==> flow/design.v <==
module DataAggregator(
           clk, reset, bit1, bit2, bit3, bit4, read_index_yaxis, read_index_xaxis,
           out_data_yaxis, out_data_xaxis, finished
       );
localparam MODE_WAIT_START = 0;
localparam MODE_WAIT_CHANNEL = 1;
localparam MODE_WAIT_DATA = 2;
localparam MODE_ASSIGN_DATA = 3;
input clk, reset;
input bit1, bit2, bit3, bit4;  
input [6:0] read_index_yaxis, read_index_xaxis;
output [15:0] out_data_yaxis;  
output [15:0] out_data_xaxis;  
output finished;
reg [15:0] data_yaxis [0:127];
reg [15:0] data_xaxis [0:127];
reg [15:0] bit1_data_buffer, bit2_data_buffer, bit3_data_buffer, bit4_data_buffer;
reg [3:0] bit1_data_buffer_index, bit2_data_buffer_index, bit3_data_buffer_index, bit4_data_buffer_index;
reg [4:0] data_index_yaxis1, data_index_yaxis2, data_index_yaxis3, data_index_yaxis4;
reg [4:0] data_index_xaxis1, data_index_xaxis2, data_index_xaxis3, data_index_xaxis4;
reg data_yaxis1_valid, data_yaxis2_valid, data_yaxis3_valid, data_yaxis4_valid;
reg data_xaxis1_valid, data_xaxis2_valid, data_xaxis3_valid, data_xaxis4_valid;
reg channel_bit1, channel_bit2, channel_bit3, channel_bit4;
reg [1:0] mode_bit1, mode_bit2, mode_bit3, mode_bit4;
wire data_yaxis_valid, data_xaxis_valid;
integer i;
always @(posedge clk) begin
    if (reset) begin
        for (i = 0; i < 128; i = i + 1) begin
            data_yaxis[i] <= 0;
            data_xaxis[i] <= 0;
        end
        bit1_data_buffer <= 0;
        bit2_data_buffer <= 0;
        bit3_data_buffer <= 0;
        bit4_data_buffer <= 0;
        bit1_data_buffer_index <= 0;
        bit2_data_buffer_index <= 0;
        bit3_data_buffer_index <= 0;
        bit4_data_buffer_index <= 0;
        data_index_yaxis1 <= 31;
        data_index_yaxis2 <= 31;
        data_index_yaxis3 <= 31;
        data_index_yaxis4 <= 31;
        data_index_xaxis1 <= 31;
        data_index_xaxis2 <= 31;
        data_index_xaxis3 <= 31;
        data_index_xaxis4 <= 31;
        data_yaxis1_valid <= 0;
        data_yaxis2_valid <= 0;
        data_yaxis3_valid <= 0;
        data_yaxis4_valid <= 0;
        data_xaxis1_valid <= 0;
        data_xaxis2_valid <= 0;
        data_xaxis3_valid <= 0;
        data_xaxis4_valid <= 0;
        channel_bit1 <= 0;
        channel_bit2 <= 0;
        channel_bit3 <= 0;
        channel_bit4 <= 0;
        mode_bit1 <= MODE_WAIT_START;
        mode_bit2 <= MODE_WAIT_START;
        mode_bit3 <= MODE_WAIT_START;
        mode_bit4 <= MODE_WAIT_START;
    end else begin
        if (mode_bit1 == MODE_WAIT_START) begin
            if (bit1) begin
                mode_bit1 <= MODE_WAIT_CHANNEL;
            end
        end else if (mode_bit1 == MODE_WAIT_CHANNEL) begin
            channel_bit1 <= bit1;
            mode_bit1 <= MODE_WAIT_DATA;
            bit1_data_buffer_index <= 15;
        end else if (mode_bit1 == MODE_WAIT_DATA) begin
            bit1_data_buffer[bit1_data_buffer_index] <= bit1;
            if (bit1_data_buffer_index >= 1) begin
                bit1_data_buffer_index <= bit1_data_buffer_index - 1;
            end else begin
                mode_bit1 <= MODE_ASSIGN_DATA;
            end
        end else if (mode_bit1 == MODE_ASSIGN_DATA) begin
            mode_bit1 <= MODE_WAIT_START;
            if (channel_bit1 == 0) begin  
                data_yaxis[data_index_yaxis1] <= bit1_data_buffer;
                if (data_index_yaxis1 >= 1) begin
                    data_index_yaxis1 <= data_index_yaxis1 - 1;
                    data_yaxis1_valid <= 0;
                end else begin
                    data_index_yaxis1 <= 31;
                    data_yaxis1_valid <= 1;
                end
            end else begin  
                data_yaxis[32 + data_index_yaxis2] <= bit1_data_buffer;
                if (data_index_yaxis2 >= 1) begin
                    data_index_yaxis2 <= data_index_yaxis2 - 1;
                    data_yaxis2_valid <= 0;
                end else begin
                    data_index_yaxis2 <= 31;
                    data_yaxis2_valid <= 1;
                end
            end
        end
        if (mode_bit2 == MODE_WAIT_START) begin
            if (bit2) begin
                mode_bit2 <= MODE_WAIT_CHANNEL;
            end
        end else if (mode_bit2 == MODE_WAIT_CHANNEL) begin
            channel_bit2 <= bit2;
            mode_bit2 <= MODE_WAIT_DATA;
            bit2_data_buffer_index <= 15;
        end else if (mode_bit2 == MODE_WAIT_DATA) begin
            bit2_data_buffer[bit2_data_buffer_index] <= bit2;
            if (bit2_data_buffer_index >= 1) begin
                bit2_data_buffer_index <= bit2_data_buffer_index - 1;
            end else begin
                mode_bit2 <= MODE_ASSIGN_DATA;
            end
        end else if (mode_bit2 == MODE_ASSIGN_DATA) begin
            mode_bit2 <= MODE_WAIT_START;
            if (channel_bit2 == 0) begin  
                data_yaxis[64 + data_index_yaxis3] <= bit2_data_buffer;
                if (data_index_yaxis3 >= 1) begin
                    data_index_yaxis3 <= data_index_yaxis3 - 1;
                    data_yaxis3_valid <= 0;
                end else begin
                    data_index_yaxis3 <= 31;
                    data_yaxis3_valid <= 1;
                end
            end else begin  
                data_yaxis[96 + data_index_yaxis4] <= bit2_data_buffer;
                if (data_index_yaxis4 >= 1) begin
                    data_index_yaxis4 <= data_index_yaxis4 - 1;
                    data_yaxis4_valid <= 0;
                end else begin
                    data_index_yaxis4 <= 31;
                    data_yaxis4_valid <= 1;
                end
            end
        end
        if (mode_bit3 == MODE_WAIT_START) begin
            if (bit3) begin
                mode_bit3 <= MODE_WAIT_CHANNEL;
            end
        end else if (mode_bit3 == MODE_WAIT_CHANNEL) begin
            channel_bit3 <= bit3;
            mode_bit3 <= MODE_WAIT_DATA;
            bit3_data_buffer_index <= 15;
        end else if (mode_bit3 == MODE_WAIT_DATA) begin
            bit3_data_buffer[bit3_data_buffer_index] <= bit3;
            if (bit3_data_buffer_index >= 1) begin
                bit3_data_buffer_index <= bit3_data_buffer_index - 1;
            end else begin
                mode_bit3 <= MODE_ASSIGN_DATA;
            end
        end else if (mode_bit3 == MODE_ASSIGN_DATA) begin
            mode_bit3 <= MODE_WAIT_START;
            if (channel_bit3 == 0) begin  
                data_xaxis[data_index_xaxis1] <= bit3_data_buffer;
                if (data_index_xaxis1 >= 1) begin
                    data_index_xaxis1 <= data_index_xaxis1 - 1;
                    data_xaxis1_valid <= 0;
                end else begin
                    data_index_xaxis1 <= 31;
                    data_xaxis1_valid <= 1;
                end
            end else begin  
                data_xaxis[32 + data_index_xaxis2] <= bit3_data_buffer;
                if (data_index_xaxis2 >= 1) begin
                    data_index_xaxis2 <= data_index_xaxis2 - 1;
                    data_xaxis2_valid <= 0;
                end else begin
                    data_index_xaxis2 <= 31;
                    data_xaxis2_valid <= 1;
                end
            end
        end
        if (mode_bit4 == MODE_WAIT_START) begin
            if (bit4) begin
                mode_bit4 <= MODE_WAIT_CHANNEL;
            end
        end else if (mode_bit4 == MODE_WAIT_CHANNEL) begin
            channel_bit4 <= bit4;
            mode_bit4 <= MODE_WAIT_DATA;
            bit4_data_buffer_index <= 15;
        end else if (mode_bit4 == MODE_WAIT_DATA) begin
            bit4_data_buffer[bit4_data_buffer_index] <= bit4;
            if (bit4_data_buffer_index >= 1) begin
                bit4_data_buffer_index <= bit4_data_buffer_index - 1;
            end else begin
                mode_bit4 <= MODE_ASSIGN_DATA;
            end
        end else if (mode_bit4 == MODE_ASSIGN_DATA) begin
            mode_bit4 <= MODE_WAIT_START;
            if (channel_bit4 == 0) begin  
                data_xaxis[64 + data_index_xaxis3] <= bit4_data_buffer;
                if (data_index_xaxis3 >= 1) begin
                    data_index_xaxis3 <= data_index_xaxis3 - 1;
                    data_xaxis3_valid <= 0;
                end else begin
                    data_index_xaxis3 <= 31;
                    data_xaxis3_valid <= 1;
                end
            end else begin  
                data_xaxis[96 + data_index_xaxis4] <= bit4_data_buffer;
                if (data_index_xaxis4 >= 1) begin
                    data_index_xaxis4 <= data_index_xaxis4 - 1;
                    data_xaxis4_valid <= 0;
                end else begin
                    data_index_xaxis4 <= 31;
                    data_xaxis4_valid <= 1;
                end
            end
        end
    end
end
assign out_data_yaxis = data_yaxis[read_index_yaxis];
assign out_data_xaxis = data_xaxis[read_index_xaxis];
assign data_yaxis_valid = (data_yaxis1_valid && data_yaxis2_valid && data_yaxis3_valid && data_yaxis4_valid);
assign data_xaxis_valid = (data_xaxis1_valid && data_xaxis2_valid && data_xaxis3_valid && data_xaxis4_valid);
assign finished = (data_yaxis_valid && data_xaxis_valid);
endmodule
Lab notebook: DataAggregator

Step by step through the tools: DataAggregator
Tool output for the design above before and after an edit, in the order of the flow.
Lines under "orig" count in the file above, lines under "edited" in the edited file.
"change": "edited" minus "orig" as printed here. "change_rel_pct": 100 x difference / "orig".
Cell names lack the library's common part.
{"block": "design", "top_module": "DataAggregator", "clock_port": "clk", "lib": "sky130hd", "pvt_corner": "tt_025C_1v80"}

Edit of the RTL
The edit as a unified diff against the file above.
This change comes from a script, not from a designer; no optimisation was intended.
begin of diff
@@ -15,5 +15,5 @@
 reg [15:0] data_yaxis [0:127];
 reg [15:0] data_xaxis [0:127];
-reg [15:0] bit1_data_buffer, bit2_data_buffer, bit3_data_buffer, bit4_data_buffer;
+reg [23:0] bit1_data_buffer, bit2_data_buffer, bit3_data_buffer, bit4_data_buffer;
 reg [3:0] bit1_data_buffer_index, bit2_data_buffer_index, bit3_data_buffer_index, bit4_data_buffer_index;
 reg [4:0] data_index_yaxis1, data_index_yaxis2, data_index_yaxis3, data_index_yaxis4;
end of diff

Word level
Counts by Yosys on the flattened word-level netlist (proc, flatten, opt, wreduce; memories kept). Register bits leave out memories and registers merged into their read ports (data or address). Print and check cells are left out. Cells with the same type and inputs are merged into one.
Memory sizes are those after Yosys's memory passes, which may raise the word count (mostly to a power of two), join words into wider ones and drop unused or constant bits.
{"block": "classes", "element": "n_cmp", "orig": 12, "edited": 12, "change": 0, "change_rel_pct": 0.00}
{"block": "classes", "element": "mul", "orig": 0, "edited": 0, "change": 0}
{"block": "classes", "element": "n_addsub", "orig": 22, "edited": 22, "change": 0, "change_rel_pct": 0.00}
{"block": "classes", "element": "n_mux", "orig": 209, "edited": 209, "change": 0, "change_rel_pct": 0.00}
{"block": "classes", "element": "eq_ne", "orig": 20, "edited": 20, "change": 0, "change_rel_pct": 0.00}
{"block": "classes", "element": "shifts", "orig": 8, "edited": 8, "change": 0, "change_rel_pct": 0.00}
{"block": "classes", "element": "div_mod_pow", "orig": 0, "edited": 0, "change": 0}
{"block": "classes", "element": "bitwise", "orig": 28, "edited": 28, "change": 0, "change_rel_pct": 0.00}
{"block": "classes", "element": "n_reduce_logical", "orig": 51, "edited": 51, "change": 0, "change_rel_pct": 0.00}
{"block": "ops", "cell": "bitwise AND 16 bit", "orig": 4, "edited": 0, "change": -4, "change_rel_pct": -100.00}
{"block": "ops", "cell": "NOT 16 bit", "orig": 4, "edited": 0, "change": -4, "change_rel_pct": -100.00}
{"block": "ops", "cell": "OR 16 bit", "orig": 4, "edited": 0, "change": -4, "change_rel_pct": -100.00}
{"block": "ops", "cell": "variable shift 1 x 5 -> 16 bit", "orig": 4, "edited": 0, "change": -4, "change_rel_pct": -100.00}
{"block": "ops", "cell": "variable shift 1 x 5 -> 16 bit (first input constant)", "orig": 4, "edited": 0, "change": -4, "change_rel_pct": -100.00}
{"block": "ops", "cell": "bitwise AND 24 bit", "orig": 0, "edited": 4, "change": 4}
{"block": "ops", "cell": "NOT 24 bit", "orig": 0, "edited": 4, "change": 4}
{"block": "ops", "cell": "OR 24 bit", "orig": 0, "edited": 4, "change": 4}
{"block": "ops", "cell": "variable shift 1 x 5 -> 24 bit", "orig": 0, "edited": 4, "change": 4}
{"block": "ops", "cell": "variable shift 1 x 5 -> 24 bit (first input constant)", "orig": 0, "edited": 4, "change": 4}
Unchanged operator kinds not shown: 26.
{"block": "word_totals", "element": "latchBits", "orig": 0, "edited": 0, "change": 0}
{"block": "word_totals", "element": "in_bits", "orig": 20, "edited": 20, "change": 0, "change_rel_pct": 0.00}
{"block": "word_totals", "element": "elab_cells", "orig": 384, "edited": 384, "change": 0, "change_rel_pct": 0.00}
{"block": "word_totals", "element": "romBits", "orig": 0, "edited": 0, "change": 0}
{"block": "word_totals", "element": "output_inout_bits", "orig": 33, "edited": 33, "change": 0, "change_rel_pct": 0.00}
{"block": "word_totals", "element": "reg_bits", "orig": 140, "edited": 172, "change": 32, "change_rel_pct": 22.86}
{"block": "word_totals", "element": "mem_bits_rw", "orig": 4096, "edited": 4096, "change": 0, "change_rel_pct": 0.00}
{"block": "word_totals", "element": "n_memories", "orig": 2, "edited": 2, "change": 0, "change_rel_pct": 0.00}

Depth
Yosys ltp: most cells in a row. Word level: on the elaborated netlist, between registers, memories and ports. Mapped: between sequential cells and ports; inverters and the memories' decode and read muxes count.
{"block": "logic_depth", "element": "ltp_word", "orig": 8, "edited": 8, "change": 0, "change_rel_pct": 0.00}
{"block": "logic_depth", "element": "abc_area", "orig": "0", "edited": "0"}
{"block": "logic_depth", "element": "mapped_depth", "orig": 9, "edited": 8, "change": -1, "change_rel_pct": -11.11}
{"block": "logic_depth", "element": "ltp_nobuf", "orig": 7, "edited": 6, "change": -1, "change_rel_pct": -14.29}

Netlist
Source: synth_stat.txt of the flow (Yosys; design flattened, memories mapped). It holds for the ABC_AREA given above (unset counts as 0); a run with the other value may have another netlist.
{"block": "synth_totals", "element": "buf_cells", "orig": 1101, "edited": 1137, "change": 36, "change_rel_pct": 3.27}
{"block": "synth_totals", "element": "ff_cells", "orig": 4244, "edited": 4244, "change": 0, "change_rel_pct": 0.00}
{"block": "synth_totals", "element": "cells", "orig": 12113, "edited": 12157, "change": 44, "change_rel_pct": 0.36}
{"block": "synth_totals", "element": "seq_area_um2", "orig": 125960.8, "edited": 125960.8, "change": 0.0, "change_rel_pct": 0.00}
{"block": "synth_totals", "element": "synth_area_um2", "orig": 194066.1, "edited": 194715.5, "change": 649.4, "change_rel_pct": 0.33}
{"block": "by_type", "cell": "nor2_1", "orig": 343, "edited": 50, "change": -293, "change_rel_pct": -85.42}
{"block": "by_type", "cell": "nor4_1", "orig": 18, "edited": 99, "change": 81, "change_rel_pct": 450.00}
{"block": "by_type", "cell": "a21oi_1", "orig": 58, "edited": 135, "change": 77, "change_rel_pct": 132.76}
{"block": "by_type", "cell": "nor3_1", "orig": 40, "edited": 85, "change": 45, "change_rel_pct": 112.50}
{"block": "by_type", "cell": "clkbuf_1", "orig": 938, "edited": 976, "change": 38, "change_rel_pct": 4.05}
{"block": "by_type", "cell": "nand2_1", "orig": 99, "edited": 135, "change": 36, "change_rel_pct": 36.36}
{"block": "by_type", "cell": "nand4_1", "orig": 7, "edited": 42, "change": 35, "change_rel_pct": 500.00}
{"block": "by_type", "cell": "o21ai_0", "orig": 20, "edited": 51, "change": 31, "change_rel_pct": 155.00}
{"block": "by_type", "cell": "nand3_1", "orig": 63, "edited": 35, "change": -28, "change_rel_pct": -44.44}
{"block": "by_type", "cell": "mux2i_1", "orig": 27, "edited": 5, "change": -22, "change_rel_pct": -81.48}
{"block": "by_type", "cell": "a211oi_2", "orig": 0, "edited": 21, "change": 21}
{"block": "by_type", "cell": "nand2b_1", "orig": 21, "edited": 2, "change": -19, "change_rel_pct": -90.48}
{"block": "by_type", "cell": "a22oi_1", "orig": 21, "edited": 3, "change": -18, "change_rel_pct": -85.71}
{"block": "by_type", "cell": "or4_1", "orig": 5, "edited": 23, "change": 18, "change_rel_pct": 360.00}
{"block": "by_type", "cell": "a211oi_1", "orig": 10, "edited": 27, "change": 17, "change_rel_pct": 170.00}
{"block": "by_type", "cell": "nand3b_1", "orig": 26, "edited": 11, "change": -15, "change_rel_pct": -57.69}
{"block": "by_type", "cell": "o311ai_0", "orig": 0, "edited": 14, "change": 14}
{"block": "by_type", "cell": "inv_1", "orig": 38, "edited": 51, "change": 13, "change_rel_pct": 34.21}
Unchanged cell types not shown: 10.
Not every row of either side is listed.

Worst setup path after synthesis
OpenSTA on the mapped netlist: ideal clock, no wires. The path of least setup slack (recovery checks aside). Input and output delay are each 20% of the period. Register names are those of the netlist, which keeps one name where synthesis merged equal registers.
{"block": "synth_path", "element": "path_kind", "orig": "input to output", "edited": "input to output"}
{"block": "synth_path", "element": "from", "orig": "in read_index_xaxis[0]", "edited": "in read_index_yaxis[0]"}
{"block": "synth_path", "element": "to", "orig": "out out_data_xaxis[0]", "edited": "out out_data_yaxis[0]"}
{"block": "synth_path", "element": "t_arrival_ns", "orig": 4.413, "edited": 4.431, "change": 0.018, "change_rel_pct": 0.41}
{"block": "synth_path", "element": "tclk_ns", "orig": 10.0, "edited": 10.0, "change": 0.0, "change_rel_pct": 0.00}
{"block": "synth_path", "element": "path_buffers", "orig": 2, "edited": 2, "change": 0, "change_rel_pct": 0.00}
{"block": "synth_path", "element": "in_delay_ns", "orig": 2.000, "edited": 2.000, "change": 0.000, "change_rel_pct": 0.00}
{"block": "synth_path", "element": "required_time_ns", "orig": 8.000, "edited": 8.000, "change": 0.000, "change_rel_pct": 0.00}
{"block": "synth_path", "element": "launch_ns", "orig": 2.000, "edited": 2.000, "change": 0.000, "change_rel_pct": 0.00}
{"block": "synth_path", "element": "delay_ns", "orig": 2.413, "edited": 2.431, "change": 0.018, "change_rel_pct": 0.75}
{"block": "synth_path", "element": "path_slack_ns", "orig": 3.587, "edited": 3.569, "change": -0.018}
{"block": "synth_path", "element": "stages", "orig": 6, "edited": 6, "change": 0, "change_rel_pct": 0.00}
{"block": "synth_path", "element": "output_delay_ns", "orig": 2.000, "edited": 2.000, "change": 0.000, "change_rel_pct": 0.00}
{"block": "synth_path", "element": "period_less_setup_slack_ns", "orig": 6.413, "edited": 6.431, "change": 0.018, "change_rel_pct": 0.28}
"delay_ns" = arrival - input delay + setup time.
At an output port there is no setup time.
"stages" counts driving pins, that of a launching flip-flop among them; a cell with two outputs on the path counts twice.
"period_less_setup_slack_ns" is the clock period less the worst setup slack; recovery checks do not enter. This is arithmetic on one report: input and output delays are still those of the set period (20% each).
The rows between start and end are the longest chain of elaborated cells between them; the timing report does not say that the signal goes this way. Where chains are equally long, one stands for them.
Each line given opens the expression or statement behind the cell; cells for indexed reads and writes are added by Yosys, which also makes memories of some case tables.
A memory read counts as a cell of the chain, while the word-level depth stops at memories.
{"block": "synth_via_orig", "cell_sequence": "buf_4 > buf_1 > mux4_2 > mux4_2 > mux4_2 > mux2_2", "elab_chain_len": 1, "cone_cells": 1, "cone_lines": 1}
{"block": "synth_lines_orig", "element": "start, declared", "line": 11, "rtl": "input [6:0] read_index_yaxis, read_index_xaxis;"}
{"block": "synth_lines_orig", "element": "memory (128 x 16 bit)", "line": 16, "rtl": "reg [15:0] data_xaxis [0:127];"}
{"block": "synth_lines_orig", "element": "end, declared", "line": 13, "rtl": "output [15:0] out_data_xaxis;"}
{"block": "synth_via_edited", "cell_sequence": "buf_2 > buf_1 > mux4_2 > mux4_2 > mux4_2 > mux2_2", "elab_chain_len": 1, "cone_cells": 1, "cone_lines": 1}
{"block": "synth_lines_edited", "element": "start, declared", "line": 11, "rtl": "input [6:0] read_index_yaxis, read_index_xaxis;"}
{"block": "synth_lines_edited", "element": "memory (128 x 16 bit)", "line": 15, "rtl": "reg [15:0] data_yaxis [0:127];"}
{"block": "synth_lines_edited", "element": "end, declared", "line": 12, "rtl": "output [15:0] out_data_yaxis;"}

Worst path after layout
From the final timing report of the runs of pair 1: the path of least setup slack in the routed layout; clock arrival at registers is part of the times.
{"block": "layout_path", "element": "path_kind", "orig": "input to output", "edited": "input to output"}
{"block": "layout_path", "element": "from", "orig": "in read_index_yaxis[2]", "edited": "in read_index_yaxis[0]"}
{"block": "layout_path", "element": "to", "orig": "out out_data_yaxis[14]", "edited": "out out_data_yaxis[7]"}
{"block": "layout_path", "element": "launch_ns", "orig": 2.00, "edited": 2.00, "change": 0.00, "change_rel_pct": 0.00}
{"block": "layout_path", "element": "in_delay_ns", "orig": 2.00, "edited": 2.00, "change": 0.00, "change_rel_pct": 0.00}
{"block": "layout_path", "element": "t_arrival_ns", "orig": 5.99, "edited": 5.94, "change": -0.05, "change_rel_pct": -0.83}
{"block": "layout_path", "element": "stages", "orig": 8, "edited": 7, "change": -1, "change_rel_pct": -12.50}
{"block": "layout_path", "element": "tclk_ns", "orig": 10.0, "edited": 10.0, "change": 0.0, "change_rel_pct": 0.00}
{"block": "layout_path", "element": "path_buffers", "orig": 4, "edited": 3, "change": -1, "change_rel_pct": -25.00}
{"block": "layout_path", "element": "path_slack_ns", "orig": 2.01, "edited": 2.06, "change": 0.05}
{"block": "layout_path", "element": "required_time_ns", "orig": 8.00, "edited": 8.00, "change": 0.00, "change_rel_pct": 0.00}
{"block": "layout_path", "element": "output_delay_ns", "orig": 2.00, "edited": 2.00, "change": 0.00, "change_rel_pct": 0.00}
The rows between start and end are the longest chain of elaborated cells between them; the timing report does not say that the signal goes this way. Where chains are equally long, one stands for them.
A memory read counts as a cell of the chain, while the word-level depth stops at memories.
{"block": "layout_via_orig", "cell_sequence": "buf_8 > buf_4 > buf_4 > mux4_2 > mux4_2 > mux4_2 > mux2_2 > clkdlybuf4s50_1", "elab_chain_len": 1, "cone_cells": 1, "cone_lines": 1}
{"block": "layout_lines_orig", "element": "start, declared", "line": 11, "rtl": "input [6:0] read_index_yaxis, read_index_xaxis;"}
{"block": "layout_lines_orig", "element": "memory (128 x 16 bit)", "line": 15, "rtl": "reg [15:0] data_yaxis [0:127];"}
{"block": "layout_lines_orig", "element": "end, declared", "line": 12, "rtl": "output [15:0] out_data_yaxis;"}
{"block": "layout_via_edited", "cell_sequence": "buf_8 > buf_12 > mux4_2 > mux4_2 > mux4_2 > mux2_2 > clkdlybuf4s50_1", "elab_chain_len": 1, "cone_cells": 1, "cone_lines": 1}
{"block": "layout_lines_edited", "element": "start, declared", "line": 11, "rtl": "input [6:0] read_index_yaxis, read_index_xaxis;"}
{"block": "layout_lines_edited", "element": "memory (128 x 16 bit)", "line": 15, "rtl": "reg [15:0] data_yaxis [0:127];"}
{"block": "layout_lines_edited", "element": "end, declared", "line": 12, "rtl": "output [15:0] out_data_yaxis;"}

Flow runs
Both versions went through the flow (Yosys, OpenROAD) with the same settings in each pair. Constraints: input delay and output delay 20% of the set period each, output load 0.01 pF.
{"block": "settings_pair_1", "CORE_UTILIZATION": 45, "PLACE_DENSITY": 0.6, "period_ns": 10.0, "CAP_MARGIN": 20, "CORE_MARGIN": 2, "SLEW_MARGIN": 20}
{"block": "measured_pair_1", "element": "total_negative_slack_ns", "orig": 0.000, "edited": 0.000, "change": 0.000}
{"block": "measured_pair_1", "element": "timing.hold.ws_ns", "orig": 0.464, "edited": 0.459, "change": -0.005}
{"block": "measured_pair_1", "element": "final_cell_area_um2", "orig": 215628.0, "edited": 216330.0, "change": 702.0, "change_rel_pct": 0.33}
{"block": "measured_pair_1", "element": "post_route_util_frac", "orig": 0.501, "edited": 0.502, "change": 0.001}
{"block": "measured_pair_1", "element": "design.die.area_um2", "orig": 436524.0, "edited": 437979.0, "change": 1455.0, "change_rel_pct": 0.33}
{"block": "measured_pair_1", "element": "clock_period_reached_ns", "orig": 7.987, "edited": 7.940, "change": -0.047, "change_rel_pct": -0.59}
{"block": "measured_pair_1", "element": "design_power_mw", "orig": 39.615, "edited": 39.393, "change": -0.222, "change_rel_pct": -0.56}
{"block": "measured_pair_1", "element": "worst_setup_slack_ns", "orig": 2.013, "edited": 2.060, "change": 0.047}
{"block": "measured_pair_1", "element": "synth_area_um2", "orig": 194066.1, "edited": 194715.5, "change": 649.4, "change_rel_pct": 0.33}
{"block": "settings_pair_2", "CAP_MARGIN": 20, "CELL_PAD_IN_SITES_GLOBAL_PLACEMENT": 0, "CORE_ASPECT_RATIO": 1.3, "CORE_MARGIN": 2, "CORE_UTILIZATION": 26, "GPL_ROUTABILITY_DRIVEN": 1, "HOLD_SLACK_MARGIN": -0.03, "PLACE_DENSITY_LB_ADDON": 0.12, "SETUP_SLACK_MARGIN": -0.41, "period_ns": 6.86, "SLEW_MARGIN": 20}
{"block": "measured_pair_2", "element": "total_negative_slack_ns", "orig": 0.000, "edited": 0.000, "change": 0.000}
{"block": "measured_pair_2", "element": "timing.hold.ws_ns", "orig": 0.458, "edited": 0.464, "change": 0.006}
{"block": "measured_pair_2", "element": "final_cell_area_um2", "orig": 222581.0, "edited": 223790.0, "change": 1209.0, "change_rel_pct": 0.54}
{"block": "measured_pair_2", "element": "post_route_util_frac", "orig": 0.299, "edited": 0.3, "change": 0.001}
{"block": "measured_pair_2", "element": "design.die.area_um2", "orig": 753398.0, "edited": 755904.0, "change": 2506.0, "change_rel_pct": 0.33}
{"block": "measured_pair_2", "element": "clock_period_reached_ns", "orig": 6.473, "edited": 6.453, "change": -0.020, "change_rel_pct": -0.31}
{"block": "measured_pair_2", "element": "design_power_mw", "orig": 59.045, "edited": 59.007, "change": -0.038, "change_rel_pct": -0.06}
{"block": "measured_pair_2", "element": "worst_setup_slack_ns", "orig": 0.387, "edited": 0.407, "change": 0.020}
{"block": "measured_pair_2", "element": "synth_area_um2", "orig": 194066.1, "edited": 194715.5, "change": 649.4, "change_rel_pct": 0.33}
"clock_period_reached_ns" means the clock period less the worst setup slack. The figure is calculated, with input and output delays left at 20% of the set period.
"design_power_mw" rests on the timing tool's default activity at the inputs, not on a simulated workload.
